==> flow/design.v <==
`timescale 1ns/1ps
module MODULE_STATIC_PROCESS (
    input clk,
    input rst,
    input [3:0] state_info,
    input [11:0] read_from_aux,
    input [11:0] read_from_ram,
    output reg [11:0] write2aux,
    output reg [11:0] write2ram,
    output reg [9:0] write2aux_addr,
    output reg [9:0] read_from_aux_addr,
    output reg [18:0] write2ram_addr,
    output reg[18:0] read_from_ram_addr,
    output reg ena_write_ram,
    output done
);
reg [18:0] cnt;
reg done_;
assign done=done_;
reg [4:0] cnt_buffer;
reg [11:0] color_buffer;
reg [11:0] buffer;
reg [11:0] color_reduced;
reg [15:0] color_cnt_1;
reg [15:0] color_cnt_2;
reg [15:0] color_cnt_3;
reg [15:0] color_cnt_4;
reg [15:0] color_cnt_5;
reg [15:0] color_cnt_6;
reg [15:0] color_cnt_7;
reg [15:0] color_cnt_8;
reg [15:0] color_cnt_9;
reg [15:0] color_cnt_10;
reg [15:0] color_cnt_11;
reg [15:0] color_cnt_12;
reg [15:0] color_cnt_13;
reg [15:0] color_cnt_14;
reg [15:0] color_cnt_15;
reg [15:0] color_cnt_16;
reg is_read_done;
always @(posedge clk) 
begin
    if(!rst)
    begin
      cnt=0;
      done_=0;
      cnt_buffer=0;
      color_buffer=0;
      buffer=0;
      color_reduced=0;
      color_cnt_1=0;
      color_cnt_2=0;
      color_cnt_3=0;
      color_cnt_4=0;
      color_cnt_5=0;
      color_cnt_6=0;
      color_cnt_7=0;
      color_cnt_8=0;
      color_cnt_9=0;
      color_cnt_10=0;
      color_cnt_11=0;
      color_cnt_12=0;
      color_cnt_13=0;
      color_cnt_14=0;
      color_cnt_15=0;
      color_cnt_16=0;
      is_read_done=0;
      write2aux=0;
      write2ram=0;
      write2aux_addr=0;
      read_from_aux_addr=0;
      write2ram_addr=0;
      read_from_ram_addr=0;
      ena_write_ram=0;
    end
    else if(done_==0&&(state_info==4'b1000||state_info==4'b1001))
    begin
      if(cnt_buffer==4'b0000)
      begin
        if(state_info==4'b1000)
          color_buffer=(read_from_ram[11:8]*8'd30+read_from_ram[7:4]*8'd59+read_from_ram[3:0]*8'd11)*9/8'd100;
        else if(state_info==4'b1001)
          color_buffer=(read_from_ram[11:8]*8'd30+read_from_ram[7:4]*8'd59+read_from_ram[3:0]*8'd11)*8/8'd100;
        read_from_ram_addr=cnt-641;
        cnt_buffer=cnt_buffer+1;
      end
      else if(cnt_buffer==4'b0001)  
      begin
        if(cnt%640==0||cnt<640)
            color_buffer=color_buffer-0;
        else
        begin
          color_reduced=(read_from_ram[11:8]*8'd30+read_from_ram[7:4]*8'd59+read_from_ram[3:0]*8'd11)/8'd100;
          if(color_buffer<color_reduced)
            color_buffer=0;
          else
            color_buffer=color_buffer-color_reduced;
        end
        read_from_ram_addr=cnt-640;
        cnt_buffer=cnt_buffer+1;
      end
      else if(cnt_buffer==4'b0010)  
      begin
        if(cnt<640)
            color_buffer=color_buffer-0;
        else
        begin
          color_reduced=(read_from_ram[11:8]*8'd30+read_from_ram[7:4]*8'd59+read_from_ram[3:0]*8'd11)/8'd100;
          if(color_buffer<color_reduced)
            color_buffer=0;
          else
            color_buffer=color_buffer-color_reduced;
        end
        read_from_ram_addr=cnt-639;
        cnt_buffer=cnt_buffer+1;
      end
      else if(cnt_buffer==4'b0011)  
      begin
        if(cnt<640||(cnt-639)%640==0)
            color_buffer=color_buffer-0;
        else
        begin
          color_reduced=(read_from_ram[11:8]*8'd30+read_from_ram[7:4]*8'd59+read_from_ram[3:0]*8'd11)/8'd100;
          if(color_buffer<color_reduced)
            color_buffer=0;
          else
            color_buffer=color_buffer-color_reduced;
        end
        read_from_ram_addr=cnt-1;
        cnt_buffer=cnt_buffer+1;
      end
      else if(cnt_buffer==4'b0100)  
      begin
        if(cnt%640==0)
            color_buffer=color_buffer-0;
        else
        begin
        color_reduced=(read_from_ram[11:8]*8'd30+read_from_ram[7:4]*8'd59+read_from_ram[3:0]*8'd11)/8'd100;
          if(color_buffer<color_reduced)
            color_buffer=0;
          else
            color_buffer=color_buffer-color_reduced;
        end
        read_from_ram_addr=cnt+1;
        cnt_buffer=cnt_buffer+1;
      end
      else if(cnt_buffer==4'b0101)  
      begin
        if(cnt>=639&&(cnt-639)%640==0)
          color_buffer=color_buffer-0;
        else 
        begin
          color_reduced=(read_from_ram[11:8]*8'd30+read_from_ram[7:4]*8'd59+read_from_ram[3:0]*8'd11)/8'd100;
          if(color_buffer<color_reduced)
            color_buffer=0;
          else
            color_buffer=color_buffer-color_reduced;
        end
        read_from_ram_addr=cnt+640-1;
        cnt_buffer=cnt_buffer+1;
      end
      else if(cnt_buffer==4'b0110)  
      begin
        if(cnt%640==0||cnt>640*479)
            color_buffer=color_buffer-0;
        else 
        begin
          color_reduced=(read_from_ram[11:8]*8'd30+read_from_ram[7:4]*8'd59+read_from_ram[3:0]*8'd11)/8'd100;
          if(color_buffer<color_reduced)
            color_buffer=0;
          else
            color_buffer=color_buffer-color_reduced;
        end
        read_from_ram_addr=cnt+640;
        cnt_buffer=cnt_buffer+1;
      end
      else if(cnt_buffer==4'b0111) 
      begin
        if(cnt>640*479)
            color_buffer=color_buffer-0;
        else
        begin
          color_reduced=(read_from_ram[11:8]*8'd30+read_from_ram[7:4]*8'd59+read_from_ram[3:0]*8'd11)/8'd100;
          if(color_buffer<color_reduced)
            color_buffer=0;
          else
            color_buffer=color_buffer-color_reduced;
        end
        read_from_aux_addr=(cnt-1)%640;  
        read_from_ram_addr=cnt+640+1;
        cnt_buffer=cnt_buffer+1;
      end
      else if(cnt_buffer==4'b1000)   
      begin
        if(cnt>640*479||(cnt>=630&&(cnt-639)%640==0))
            color_buffer=color_buffer-0;
        else
        begin
          color_reduced=(read_from_ram[11:8]*8'd30+read_from_ram[7:4]*8'd59+read_from_ram[3:0]*8'd11)/8'd100;
          if(color_buffer<color_reduced)
            color_buffer=0;
          else
            color_buffer=color_buffer-color_reduced;
        end
        color_buffer={color_buffer[3:0],color_buffer[3:0],color_buffer[3:0]};
        cnt=cnt+1;
        ena_write_ram=1;
        read_from_ram_addr=cnt; 
        cnt_buffer=0;
        write2ram_addr=cnt-640-2;
        read_from_aux_addr=(cnt-2)%640;
        write2ram=read_from_aux;   
        write2aux_addr=(cnt-2)%640;
        write2aux=buffer;
        buffer=color_buffer;
        if(cnt==640*480)
        begin
            done_=1;
            ena_write_ram=0;
            cnt=0;
            cnt_buffer=0;
        end
      end
    end
    else if(done_==0&& state_info==4'b1010)
    begin
          if(cnt_buffer==4'b0000)
          begin
            color_buffer=(read_from_ram[11:8]*8'd30+read_from_ram[7:4]*8'd59+read_from_ram[3:0]*8'd11)*4/8'd100;
            read_from_ram_addr=cnt-641;
            cnt_buffer=cnt_buffer+1;
          end
          else if(cnt_buffer==4'b0001)  
          begin
            if(cnt%640==0||cnt<640)
                color_buffer=color_buffer+0;
            else
            begin
              color_reduced=(read_from_ram[11:8]*8'd30+read_from_ram[7:4]*8'd59+read_from_ram[3:0]*8'd11)/8'd100;
              color_buffer=color_buffer+color_reduced;
            end
            read_from_ram_addr=cnt-640;
            cnt_buffer=cnt_buffer+1;
          end
          else if(cnt_buffer==4'b0010)  
          begin
            if(cnt<640)
                color_buffer=color_buffer-0;
            else
            begin
              color_reduced=(read_from_ram[11:8]*8'd30+read_from_ram[7:4]*8'd59+read_from_ram[3:0]*8'd11)*2/8'd100;
              color_buffer=color_buffer+color_reduced;
            end
            read_from_ram_addr=cnt-639;
            cnt_buffer=cnt_buffer+1;
          end
          else if(cnt_buffer==4'b0011)  
          begin
            if(cnt<640||(cnt-639)%640==0)
                color_buffer=color_buffer-0;
            else
            begin
              color_reduced=(read_from_ram[11:8]*8'd30+read_from_ram[7:4]*8'd59+read_from_ram[3:0]*8'd11)/8'd100;
              color_buffer=color_buffer+color_reduced;
            end
            read_from_ram_addr=cnt-1;
            cnt_buffer=cnt_buffer+1;
          end
          else if(cnt_buffer==4'b0100)  
          begin
            if(cnt%640==0)
                color_buffer=color_buffer-0;
            else
            begin
              color_reduced=(read_from_ram[11:8]*8'd30+read_from_ram[7:4]*8'd59+read_from_ram[3:0]*8'd11)*2/8'd100;
              color_buffer=color_buffer+color_reduced;
            end
            read_from_ram_addr=cnt+1;
            cnt_buffer=cnt_buffer+1;
          end
          else if(cnt_buffer==4'b0101)  
          begin
            if(cnt>=639&&(cnt-639)%640==0)
              color_buffer=color_buffer-0;
            else 
            begin
              color_reduced=(read_from_ram[11:8]*8'd30+read_from_ram[7:4]*8'd59+read_from_ram[3:0]*8'd11)*2/8'd100;
              color_buffer=color_buffer+color_reduced;
            end
            read_from_ram_addr=cnt+640-1;
            cnt_buffer=cnt_buffer+1;
          end
          else if(cnt_buffer==4'b0110)  
          begin
            if(cnt%640==0||cnt>640*479)
                color_buffer=color_buffer-0;
            else 
            begin
              color_reduced=(read_from_ram[11:8]*8'd30+read_from_ram[7:4]*8'd59+read_from_ram[3:0]*8'd11)/8'd100;
              color_buffer=color_buffer+color_reduced;
            end
            read_from_ram_addr=cnt+640;
            cnt_buffer=cnt_buffer+1;
          end
          else if(cnt_buffer==4'b0111) 
          begin
            if(cnt>640*479)
                color_buffer=color_buffer-0;
            else
            begin
              color_reduced=(read_from_ram[11:8]*8'd30+read_from_ram[7:4]*8'd59+read_from_ram[3:0]*8'd11)*2/8'd100;
              color_buffer=color_buffer+color_reduced;
            end
            read_from_aux_addr=(cnt-1)%640;  
            read_from_ram_addr=cnt+640+1;
            cnt_buffer=cnt_buffer+1;
          end
          else if(cnt_buffer==4'b1000)   
          begin
            if(cnt>640*479||(cnt>=630&&(cnt-639)%640==0))
                color_buffer=color_buffer-0;
            else
            begin
              color_reduced=(read_from_ram[11:8]*8'd30+read_from_ram[7:4]*8'd59+read_from_ram[3:0]*8'd11)/8'd100;
              color_buffer=color_buffer+color_reduced;
            end
            color_buffer=color_buffer/16;
            color_buffer={color_buffer[3:0],color_buffer[3:0],color_buffer[3:0]};
            cnt=cnt+1;
            ena_write_ram=1;
            read_from_ram_addr=cnt;  
            cnt_buffer=0;
            write2ram_addr=cnt-640-2; 
            read_from_aux_addr=(cnt-2)%640;
            write2ram=read_from_aux;   
            write2aux_addr=(cnt-2)%640;
            write2aux=buffer;
            buffer=color_buffer;
            if(cnt==640*480)
            begin
                done_=1;
                ena_write_ram=0;
                    cnt=0;
                cnt_buffer=0;
            end
          end
    end
    else if(done_==0&& state_info==4'b1011)
    begin
          if(cnt_buffer==4'b0000)
          begin
            color_buffer=12'b000000000111;
            read_from_ram_addr=cnt-641;
            cnt_buffer=cnt_buffer+1;
          end
          else if(cnt_buffer==4'b0001)  
          begin
            if(cnt%640==0||cnt<640)
                color_buffer=color_buffer+0;
            else
            begin
              color_reduced=(read_from_ram[11:8]*8'd30+read_from_ram[7:4]*8'd59+read_from_ram[3:0]*8'd11)/8'd100;
              color_buffer=color_buffer+color_reduced;
            end
            read_from_ram_addr=cnt-640;
            cnt_buffer=cnt_buffer+1;
          end
          else if(cnt_buffer==4'b0010)  
          begin
            color_buffer=color_buffer-0;
            read_from_ram_addr=cnt-639;
            cnt_buffer=cnt_buffer+1;
          end
          else if(cnt_buffer==4'b0011)  
          begin
            color_buffer=color_buffer-0;
            read_from_ram_addr=cnt-1;
            cnt_buffer=cnt_buffer+1;
          end
          else if(cnt_buffer==4'b0100)  
          begin
            color_buffer=color_buffer-0;
            read_from_ram_addr=cnt+1;
            cnt_buffer=cnt_buffer+1;
          end
          else if(cnt_buffer==4'b0101)  
          begin
            color_buffer=color_buffer-0;
            read_from_ram_addr=cnt+640-1;
            cnt_buffer=cnt_buffer+1;
          end
          else if(cnt_buffer==4'b0110)  
          begin
            color_buffer=color_buffer-0;
            read_from_ram_addr=cnt+640;
            cnt_buffer=cnt_buffer+1;
          end
          else if(cnt_buffer==4'b0111) 
          begin
            color_buffer=color_buffer-0;
            read_from_aux_addr=(cnt-1)%640;  
            read_from_ram_addr=cnt+640+1;
            cnt_buffer=cnt_buffer+1;
          end
          else if(cnt_buffer==4'b1000)   
          begin
            if(cnt>640*479||(cnt>=630&&(cnt-639)%640==0))
                color_buffer=color_buffer-0;
            else
            begin
              color_reduced=(read_from_ram[11:8]*8'd30+read_from_ram[7:4]*8'd59+read_from_ram[3:0]*8'd11)/8'd100;
              if(color_buffer>color_reduced)
                color_buffer=color_buffer-color_reduced;
              else
                color_buffer=0;
            end
            color_buffer={color_buffer[3:0],color_buffer[3:0],color_buffer[3:0]};
            cnt=cnt+1;
            ena_write_ram=1;
            read_from_ram_addr=cnt;  
            cnt_buffer=0;
            write2ram_addr=cnt-640-2; 
            read_from_aux_addr=(cnt-2)%640;
            write2ram=read_from_aux;   
            write2aux_addr=(cnt-2)%640;
            write2aux=buffer;
            buffer=color_buffer;
            if(cnt==640*480)
            begin
                done_=1;
                ena_write_ram=0;
                    cnt=0;
                cnt_buffer=0;
            end
          end
    end
    else if(done_==1'b1&&state_info<4'b1000)
    begin
      done_=1'b0;
      read_from_aux_addr=0;
      read_from_ram_addr=0;
      cnt=0;
      color_cnt_1=0;
      color_cnt_2=0;
      color_cnt_3=0;
      color_cnt_4=0;
      color_cnt_5=0;
      color_cnt_6=0;
      color_cnt_7=0;
      color_cnt_8=0;
      color_cnt_9=0;
      color_cnt_10=0;
      color_cnt_11=0;
      color_cnt_12=0;
      color_cnt_13=0;
      color_cnt_14=0;
      color_cnt_15=0;
      color_cnt_16=0;
      is_read_done=0;
    end
    else if(done_==1'b0 && state_info==4'b1100)
    begin
      if(cnt==480*640&&is_read_done==0)
      begin
        is_read_done=1;
        cnt=0;
      end
      if(is_read_done==0&&cnt<480*640)
      begin
        read_from_ram_addr=cnt;
        color_reduced=(read_from_ram[11:8]*8'd30+read_from_ram[7:4]*8'd59+read_from_ram[3:0]*8'd11)/8'd100;
        if(color_reduced[3:0]==4'b0000)
          color_cnt_1=color_cnt_1+1;
        else if(color_reduced[3:0]==4'b0001)
          color_cnt_2=color_cnt_2+1;
        else if(color_reduced[3:0]==4'b0010)
          color_cnt_3=color_cnt_3+1;
        else if(color_reduced[3:0]==4'b0011)
          color_cnt_4=color_cnt_4+1;
        else if(color_reduced[3:0]==4'b0100)
          color_cnt_5=color_cnt_5+1;
        else if(color_reduced[3:0]==4'b0101)
          color_cnt_6=color_cnt_6+1;
        else if(color_reduced[3:0]==4'b0110)
          color_cnt_7=color_cnt_7+1;
        else if(color_reduced[3:0]==4'b0111)
          color_cnt_8=color_cnt_8+1;
        else if(color_reduced[3:0]==4'b1000)
          color_cnt_9=color_cnt_9+1;
        else if(color_reduced[3:0]==4'b1001)
          color_cnt_10=color_cnt_10+1;
        else if(color_reduced[3:0]==4'b1010)
          color_cnt_11=color_cnt_11+1;
        else if(color_reduced[3:0]==4'b1011)
          color_cnt_12=color_cnt_12+1;
        else if(color_reduced[3:0]==4'b1100)
          color_cnt_13=color_cnt_13+1;
        else if(color_reduced[3:0]==4'b1101)
          color_cnt_14=color_cnt_14+1;
        else if(color_reduced[3:0]==4'b1110)
          color_cnt_15=color_cnt_15+1;
        else if(color_reduced[3:0]==4'b1111)
          color_cnt_16=color_cnt_16+1;
        cnt=cnt+1;
      end
      else if(is_read_done==1&&done_==0)
      begin
        if(cnt==640*480)
        begin
          done_=1;
          ena_write_ram=0;
        end
        else
        begin
          ena_write_ram=1;
          write2ram_addr=cnt;
          if(cnt%640<40)  
          begin
            if((480-(cnt/640))<color_cnt_1/160)
              write2ram=12'hFFD;
            else
              write2ram=12'b000000000000;
          end
          else if(cnt%640<80)
          begin
            if((480-(cnt/640))<color_cnt_2/160)
              write2ram=12'hFF0;
            else
              write2ram=12'b000000000000;
          end
          else if(cnt%640<120)
          begin
            if((480-(cnt/640))<color_cnt_3/160)
              write2ram=12'hFFF;
            else
              write2ram=12'b000000000000;
          end
          else if(cnt%640<160)
          begin
            if((480-(cnt/640))<color_cnt_4/160)
              write2ram=12'h0f0;
            else
              write2ram=12'b000000000000;
          end
          else if(cnt%640<200)
          begin
            if((480-(cnt/640))<color_cnt_5/160)
              write2ram=12'hFFE;
            else
              write2ram=12'b000000000000;
          end
          else if(cnt%640<240)
          begin
            if((480-(cnt/640))<color_cnt_6/160)
              write2ram=12'hCFC;
            else
              write2ram=12'b000000000000;
          end
          else if(cnt%640<280)
          begin
            if((480-(cnt/640))<color_cnt_7/160)
              write2ram=12'hfed;
            else
              write2ram=12'b000000000000;
          end
          else if(cnt%640<320)
          begin
            if((480-(cnt/640))<color_cnt_8/160)
              write2ram=12'h9ff;
            else
              write2ram=12'b000000000000;
          end
          else if(cnt%640<360)
          begin
            if((480-(cnt/640))<color_cnt_9/160)
              write2ram=12'hfdb;
            else
              write2ram=12'b000000000000;
          end
          else if(cnt%640<400)
          begin
            if((480-(cnt/640))<color_cnt_10/160)
              write2ram=12'hbff;
            else
              write2ram=12'b000000000000;
          end
          else if(cnt%640<440)
          begin
            if((480-(cnt/640))<color_cnt_11/160)
              write2ram=12'hfeb;
            else
              write2ram=12'b000000000000;
          end
          else if(cnt%640<480)
          begin
            if((480-(cnt/640))<color_cnt_12/160)
              write2ram=12'h8cf;
            else
              write2ram=12'b000000000000;
          end
          else if(cnt%640<520)
          begin
            if((480-(cnt/640))<color_cnt_13/160)
              write2ram=12'heef;
            else
              write2ram=12'b000000000000;
          end
          else if(cnt%640<560)
          begin
            if((480-(cnt/640))<color_cnt_14/160)
              write2ram=12'h9f9;
            else
              write2ram=12'b000000000000;
          end
          else if(cnt%640<600)
          begin
            if((480-(cnt/640))<color_cnt_15/160)
              write2ram=12'hfee;
            else
              write2ram=12'b000000000000;
          end
          else if(cnt%640<640)
          begin
            if((480-(cnt/640))<color_cnt_16/160)
              write2ram=12'hfcc;
            else
              write2ram=12'b000000000000;
          end
          cnt=cnt+1;
        end
      end
    end
end
endmodule  
# Reports on MODULE_STATIC_PROCESS
# Module MODULE_STATIC_PROCESS before and after one edit of its RTL, step after step.
# "orig" refers to lines of the RTL above, "edited" to lines of the edited file.
# "change": "edited" minus "orig" as printed here. "change_rel_pct": 100 x difference / "orig".
# Library cell names are shortened.
# A cell with - has no value.
# setup
design	MODULE_STATIC_PROCESS
clock	clk
lib	sky130hd
corner	tt_025C_1v80

# The edit
# Unified diff, file above to edited file.
# The edited RTL no longer does the same as the RTL above: the edit was made by script, with no optimisation intended.
# begin of diff
@@ -426,5 +426,4 @@
             write2aux=buffer;
             buffer=color_buffer;
-            if(cnt==640*480)
             begin
                 done_=1;
# end of diff

# Elaborated design
# Source: Yosys, flattened and elaborated, memories not mapped. Widths are those after wreduce. Registers that Yosys merges into a memory's read port (data or address) are not register bits. Print and check cells do not count.
# bits
item	orig	edited	change	change_rel_pct
reg_bits	389	389	0	0.00
# op_classes
item	orig	edited	change	change_rel_pct
n_cmp	40	40	0	0.00
n_addsub	37	37	0	0.00
n_div	27	27	0	0.00
n_reduce_logical	70	71	1	1.43
n_logic	8	8	0	0.00
multipliers	7	7	0	0.00
eq_ne	94	103	9	9.57
muxes	456	483	27	5.92
# ops
op	orig	edited	change	change_rel_pct
1-bit 2-to-1 mux	45	63	18	40.00
19-bit 2-to-1 mux	57	66	9	15.79
4-bit inequality test (second input constant)	5	14	9	180.00
4-bit AND reduction	3	1	-2	-66.67
13-bit AND reduction	1	3	2	200.00
10-bit AND reduction	1	2	1	100.00
16-bit 2-to-1 mux	184	184	0	0.00
12-bit 2-to-1 mux	128	128	0	0.00
2-bit inequality test (second input constant)	35	35	0	0.00
10-bit 2-to-1 mux	25	25	0	0.00
2-bit nonzero test	18	18	0	0.00
16-bit by 1-bit adder with 16-bit output (second input constant)	16	16	0	0.00
16-bit by 8-bit divider with 32-bit output (second input constant)	16	16	0	0.00
32-bit < comparator	16	16	0	0.00
4-bit equality test (second input constant)	13	13	0	0.00
5-bit 2-to-1 mux	12	12	0	0.00
1-bit logical AND	10	10	0	0.00
1-bit NOT	8	8	0	0.00
32-bit by 9-bit < comparator with 1-bit output (second input constant)	6	6	0	0.00
5-bit by 2-bit inequality test with 1-bit output (second input constant)	6	6	0	0.00
1-bit logical OR	5	5	0	0.00
32-bit by 7-bit divider with 32-bit output (second input constant)	4	4	0	0.00
4-bit by 3-bit equality test with 1-bit output (second input constant)	4	4	0	0.00
5-bit by 3-bit equality test with 1-bit output (second input constant)	4	4	0	0.00
32-bit by 10-bit < comparator with 1-bit output (second input constant)	4	4	0	0.00
4-bit by 4-bit multiplier with 8-bit output (second input constant)	4	4	0	0.00
5-bit nonzero test	4	4	0	0.00
19-bit by 1-bit adder with 19-bit output (second input constant)	3	3	0	0.00
# The list need not be complete.

# Longest topological paths
# Longest topological path by Yosys (ltp), each cell counted once; first at word level (registers and memories cut), then after technology mapping (sequential cells cut; the memories' decode and read muxes count).
# depth
item	orig	edited	change	change_rel_pct
word_depth	37	37	0	0.00
abc_area	0	0	-	-
mapped_depth	133	131	-2	-1.50
mapped_depth_nobuf	129	128	-1	-0.78

# Mapped cells and area
# Yosys stat after the flow's synthesis: flattened, memories mapped to cells. It holds for the ABC_AREA given above (unset counts as 0); a run with the other value may have another netlist.
# by_type
type	orig	edited	change	change_rel_pct
o21ai_0	350	268	-82	-23.43
o211ai_1	78	48	-30	-38.46
or3_1	79	55	-24	-30.38
nor2_1	686	708	22	3.21
nand3_1	189	209	20	10.58
o31ai_1	24	41	17	70.83
clkbuf_1	256	243	-13	-5.08
nand2_1	535	523	-12	-2.24
o311ai_0	6	18	12	200.00
a21oi_1	372	361	-11	-2.96
nor4_1	37	27	-10	-27.03
a221oi_1	31	41	10	32.26
buf_2	24	34	10	41.67
mux2_2	7	17	10	142.86
xor2_1	219	227	8	3.65
nor3_1	134	126	-8	-5.97
and3_1	77	85	8	10.39
a21o_1	40	32	-8	-20.00
# The list need not be complete.
# synth_totals
item	orig	edited	change	change_rel_pct
buf_cells	329	322	-7	-2.13
stdcells	5159	5063	-96	-1.86
sequential_area_um2	7467.2	7467.2	0.0	0.00
ff_cells	373	373	0	0.00
area_um2	36578.8	36090.9	-487.9	-1.33

# Path before layout
# Source: OpenSTA report_checks on the synthesized netlist (no wires, ideal clock, input and output delay 20% of the period each), path of least setup slack; recovery checks are left aside. Register names are those of the netlist, which keeps one name where synthesis merged equal registers.
# synth_timing
item	orig	edited	change	change_rel_pct
path_kind	input -> register	input -> register	-	-
startpoint	in read_from_ram[8]	in read_from_ram[8]	-	-
endpoint	reg color_buffer[11]	reg color_buffer[10]	-	-
setup_time_ns	0.065	0.132	0.067	-
input_delay_ns	5.800	5.800	0.000	0.00
arrival_time_ns	29.689	29.896	0.207	0.70
path_slack_ns	-0.754	-1.028	-0.274	-
path_delay_ns	23.954	24.228	0.274	1.14
driving_pins	124	128	4	3.23
n_path_buf	5	3	-2	-40.00
tclk_ns	29.0	29.0	0.0	0.00
synth_period_reached_ns	29.754	30.028	0.274	0.92
# "path_delay_ns" = arrival - input delay + setup time.
# "driving_pins" counts driving pins, that of a launching flip-flop among them; a cell with two outputs on the path counts twice.
# "synth_period_reached_ns" = period - worst setup slack (recovery checks aside). The figure is calculated, with input and output delays left at 20% of the set period.
# Between the ends stands the longest chain of elaborated cells between them, by number of cells; it is not shown to be the way that was timed. Of several equally long chains one is given.
# Each line given opens the expression or statement behind the cell; cells for indexed reads and writes are added by Yosys, which also makes memories of some case tables.
# A register here has more assigning lines than the two given.
# synth_between_orig
path_cell_list	fa_1 fa_1 inv_1 fa_1 inv_1 ha_1 fa_1 fa_1 inv_1 fa_1 inv_1 ha_1 nor2b_1 o21ai_0 a21boi_0 o21ai_0 nand2b_1 a21o_1 [88 not listed] a21oi_1 o21bai_1 a21oi_1 o21bai_1 a21oi_1 o21bai_1 a21oi_1 o21bai_1 a21oi_1 xnor2_1 nor2_1 a21oi_1 o22ai_1 a211oi_1 o221ai_1 a21oi_1 mux2i_1 nor2_1
elab_chain_cells	19
cells_between	68
cone_classes	7 x add/sub; 3 x mul; 5 x div; 2 x compare; 51 x mux
# synth_lines_orig
item	line_no	rtl
start, declared	7	input [11:0] read_from_ram,
4-bit by 4-bit multiplier with 8-bit output	411	color_reduced=(read_from_ram[11:8]*8'd30+read_from_ram[7:4]*8'd59+read_from_ram[3:0]*8'd11)/8'd100;
9-bit by 10-bit adder with 11-bit output	411
11-bit by 8-bit adder with 12-bit output	411
12-bit by 7-bit divider with 12-bit output	411
12-bit subtractor	413	color_buffer=color_buffer-color_reduced;
4-bit 2-to-1 mux	412	if(color_buffer>color_reduced)
4-bit 2-to-1 mux	407	if(cnt>640*479||(cnt>=630&&(cnt-639)%640==0))
[5 not listed]	-
12-bit 2-to-1 mux	374	else if(cnt_buffer==4'b0011)
12-bit 2-to-1 mux	368	else if(cnt_buffer==4'b0010)
12-bit 2-to-1 mux	356	else if(cnt_buffer==4'b0001)
12-bit 2-to-1 mux	350	if(cnt_buffer==4'b0000)
12-bit 2-to-1 mux	348	else if(done_==0&& state_info==4'b1011)
12-bit 2-to-1 mux	225	else if(done_==0&& state_info==4'b1010)
12-bit 2-to-1 mux	76	else if(done_==0&&(state_info==4'b1000||state_info==4'b1001))
end, assigned	81	color_buffer=(read_from_ram[11:8]*8'd30+read_from_ram[7:4]*8'd59+read_from_ram[3:0]*8'd11)*9/8'd100;
end, assigned	83	color_buffer=(read_from_ram[11:8]*8'd30+read_from_ram[7:4]*8'd59+read_from_ram[3:0]*8'd11)*8/8'd100;
end, declared	21	reg [11:0] color_buffer;
# synth_between_edited
path_cell_list	fa_1 fa_1 inv_1 fa_1 inv_1 ha_1 fa_1 fa_1 inv_1 fa_1 inv_1 ha_1 a21oi_1 xnor2_1 inv_1 ha_1 ha_1 a21o_1 [92 not listed] ha_1 fa_1 a21o_1 a21oi_1 o21bai_1 a21oi_1 o21bai_1 a21oi_1 o21bai_1 a21oi_1 xnor2_1 a21oi_1 o22ai_1 a221oi_1 nor3_1 a221o_1 a221oi_1 nor3_1
elab_chain_cells	19
cells_between	68
cone_classes	7 x add/sub; 3 x mul; 5 x div; 2 x compare; 51 x mux
# synth_lines_edited
item	line_no	rtl
start, declared	7	input [11:0] read_from_ram,
4-bit by 4-bit multiplier with 8-bit output	411	color_reduced=(read_from_ram[11:8]*8'd30+read_from_ram[7:4]*8'd59+read_from_ram[3:0]*8'd11)/8'd100;
9-bit by 10-bit adder with 11-bit output	411
11-bit by 8-bit adder with 12-bit output	411
12-bit by 7-bit divider with 12-bit output	411
12-bit subtractor	413	color_buffer=color_buffer-color_reduced;
4-bit 2-to-1 mux	412	if(color_buffer>color_reduced)
4-bit 2-to-1 mux	407	if(cnt>640*479||(cnt>=630&&(cnt-639)%640==0))
[5 not listed]	-
12-bit 2-to-1 mux	374	else if(cnt_buffer==4'b0011)
12-bit 2-to-1 mux	368	else if(cnt_buffer==4'b0010)
12-bit 2-to-1 mux	356	else if(cnt_buffer==4'b0001)
12-bit 2-to-1 mux	350	if(cnt_buffer==4'b0000)
12-bit 2-to-1 mux	348	else if(done_==0&& state_info==4'b1011)
12-bit 2-to-1 mux	225	else if(done_==0&& state_info==4'b1010)
12-bit 2-to-1 mux	76	else if(done_==0&&(state_info==4'b1000||state_info==4'b1001))
end, assigned	81	color_buffer=(read_from_ram[11:8]*8'd30+read_from_ram[7:4]*8'd59+read_from_ram[3:0]*8'd11)*9/8'd100;
end, assigned	83	color_buffer=(read_from_ram[11:8]*8'd30+read_from_ram[7:4]*8'd59+read_from_ram[3:0]*8'd11)*8/8'd100;
end, declared	21	reg [11:0] color_buffer;

# Timing after layout
# From the final timing report of the runs of pair A: the path of least setup slack in the routed layout; clock arrival at registers is part of the times.
# layout_timing
item	orig	edited	change	change_rel_pct
path_kind	input -> register	input -> register	-	-
startpoint	in read_from_ram[10]	in read_from_ram[8]	-	-
endpoint	reg color_buffer[11]	reg color_buffer[10]	-	-
n_path_buf	5	4	-1	-20.00
input_delay_ns	5.80	5.80	0.00	0.00
path_slack_ns	0.98	1.11	0.13	-
setup_time_ns	0.07	0.13	0.06	-
driving_pins	122	118	-4	-3.28
arrival_time_ns	28.57	28.37	-0.20	-0.70
tclk_ns	29.0	29.0	0.0	0.00
# Between the ends stands the longest chain of elaborated cells between them, by number of cells; it is not shown to be the way that was timed. Of several equally long chains one is given.
# A register here has more assigning lines than the two given.
# layout_between_orig
path_cell_list	dlymetal6s2s_1 fa_1 fa_1 inv_1 fa_1 inv_1 ha_1 fa_1 fa_1 inv_1 fa_1 inv_1 ha_4 nor2b_1 o21ai_1 a21boi_1 buf_4 nor2_1 [86 not listed] a21oi_2 o21bai_1 a21oi_2 o21bai_1 a21oi_2 o21bai_1 a21oi_2 o21bai_1 a21oi_1 xnor2_1 nor2_1 a21oi_1 o22ai_1 a211oi_1 o221ai_1 a21oi_1 mux2i_1 nor2_1
elab_chain_cells	19
cells_between	68
cone_classes	7 x add/sub; 3 x mul; 5 x div; 2 x compare; 51 x mux
# layout_lines_orig
item	line_no	rtl
start, declared	7	input [11:0] read_from_ram,
4-bit by 4-bit multiplier with 8-bit output	411	color_reduced=(read_from_ram[11:8]*8'd30+read_from_ram[7:4]*8'd59+read_from_ram[3:0]*8'd11)/8'd100;
9-bit by 10-bit adder with 11-bit output	411
11-bit by 8-bit adder with 12-bit output	411
12-bit by 7-bit divider with 12-bit output	411
12-bit subtractor	413	color_buffer=color_buffer-color_reduced;
4-bit 2-to-1 mux	412	if(color_buffer>color_reduced)
4-bit 2-to-1 mux	407	if(cnt>640*479||(cnt>=630&&(cnt-639)%640==0))
[5 not listed]	-
12-bit 2-to-1 mux	374	else if(cnt_buffer==4'b0011)
12-bit 2-to-1 mux	368	else if(cnt_buffer==4'b0010)
12-bit 2-to-1 mux	356	else if(cnt_buffer==4'b0001)
12-bit 2-to-1 mux	350	if(cnt_buffer==4'b0000)
12-bit 2-to-1 mux	348	else if(done_==0&& state_info==4'b1011)
12-bit 2-to-1 mux	225	else if(done_==0&& state_info==4'b1010)
12-bit 2-to-1 mux	76	else if(done_==0&&(state_info==4'b1000||state_info==4'b1001))
end, assigned	81	color_buffer=(read_from_ram[11:8]*8'd30+read_from_ram[7:4]*8'd59+read_from_ram[3:0]*8'd11)*9/8'd100;
end, assigned	83	color_buffer=(read_from_ram[11:8]*8'd30+read_from_ram[7:4]*8'd59+read_from_ram[3:0]*8'd11)*8/8'd100;
end, declared	21	reg [11:0] color_buffer;
# layout_between_edited
path_cell_list	dlymetal6s2s_1 fa_1 fa_1 inv_1 fa_1 inv_1 ha_1 fa_1 fa_1 inv_1 fa_1 inv_1 ha_4 a21oi_4 xnor2_2 inv_1 ha_1 ha_1 [82 not listed] ha_4 fa_1 a21o_1 a21oi_2 o21bai_1 a21oi_2 o21bai_1 a21oi_2 o21bai_1 a21oi_1 xnor2_1 a21oi_1 o22ai_1 a221oi_2 nor3_1 a221o_1 a221oi_2 nor3_1
elab_chain_cells	19
cells_between	68
cone_classes	7 x add/sub; 3 x mul; 5 x div; 2 x compare; 51 x mux
# layout_lines_edited
item	line_no	rtl
start, declared	7	input [11:0] read_from_ram,
4-bit by 4-bit multiplier with 8-bit output	411	color_reduced=(read_from_ram[11:8]*8'd30+read_from_ram[7:4]*8'd59+read_from_ram[3:0]*8'd11)/8'd100;
9-bit by 10-bit adder with 11-bit output	411
11-bit by 8-bit adder with 12-bit output	411
12-bit by 7-bit divider with 12-bit output	411
12-bit subtractor	413	color_buffer=color_buffer-color_reduced;
4-bit 2-to-1 mux	412	if(color_buffer>color_reduced)
4-bit 2-to-1 mux	407	if(cnt>640*479||(cnt>=630&&(cnt-639)%640==0))
[5 not listed]	-
12-bit 2-to-1 mux	374	else if(cnt_buffer==4'b0011)
12-bit 2-to-1 mux	368	else if(cnt_buffer==4'b0010)
12-bit 2-to-1 mux	356	else if(cnt_buffer==4'b0001)
12-bit 2-to-1 mux	350	if(cnt_buffer==4'b0000)
12-bit 2-to-1 mux	348	else if(done_==0&& state_info==4'b1011)
12-bit 2-to-1 mux	225	else if(done_==0&& state_info==4'b1010)
12-bit 2-to-1 mux	76	else if(done_==0&&(state_info==4'b1000||state_info==4'b1001))
end, assigned	81	color_buffer=(read_from_ram[11:8]*8'd30+read_from_ram[7:4]*8'd59+read_from_ram[3:0]*8'd11)*9/8'd100;
end, assigned	83	color_buffer=(read_from_ram[11:8]*8'd30+read_from_ram[7:4]*8'd59+read_from_ram[3:0]*8'd11)*8/8'd100;
end, declared	21	reg [11:0] color_buffer;

# Flow runs
# Runs of the flow (Yosys, OpenROAD) on both versions; the two runs of a pair have the same settings. The constraints put input and output delay at 20% of the set period each and load the outputs with 0.01 pF.
# settings_pair_A
CORE_UTILIZATION	40
PLACE_DENSITY	0.6
period_ns	29.0
CAP_MARGIN	20
CORE_MARGIN	2
SLEW_MARGIN	20
# measured_pair_A
item	orig	edited	change	change_rel_pct
setupTns_ns	0.000	0.000	0.000	-
fin_util_pct	46.4	45.5	-0.9	-
cell_area_final_um2	41873.9	40807.9	-1066.0	-2.55
setup_ws_ns	0.984	1.111	0.127	-
fin_hold_ws_ns	0.450	0.454	0.004	-
design.die.area_um2	93881.0	92647.2	-1233.8	-1.31
timing.achieved_period_ns	28.016	27.889	-0.127	-0.45
yosys.chip_area_um2	36578.8	36090.9	-487.9	-1.33
# settings_pair_B
CAP_MARGIN	30
CELL_PAD_IN_SITES_DETAIL_PLACEMENT	1
CORE_ASPECT_RATIO	1.34
CORE_UTILIZATION	30
GPL_TIMING_DRIVEN	0
PLACE_DENSITY_LB_ADDON	0.24
SETUP_SLACK_MARGIN	5.0
TNS_END_PERCENT	95
period_ns	33.6
CORE_MARGIN	2
SLEW_MARGIN	20
# measured_pair_B
item	orig	edited	change	change_rel_pct
setupTns_ns	0.000	0.000	0.000	-
fin_util_pct	36.8	36.6	-0.2	-
cell_area_final_um2	44689.1	43777.0	-912.1	-2.04
setup_ws_ns	3.674	3.452	-0.222	-
fin_hold_ws_ns	0.458	0.453	-0.005	-
design.die.area_um2	124769.0	123123.0	-1646.0	-1.32
timing.achieved_period_ns	29.926	30.148	0.222	0.74
yosys.chip_area_um2	36578.8	36090.9	-487.9	-1.33
# "timing.achieved_period_ns" = clock period - worst setup slack. The figure is calculated, with input and output delays left at 20% of the set period.
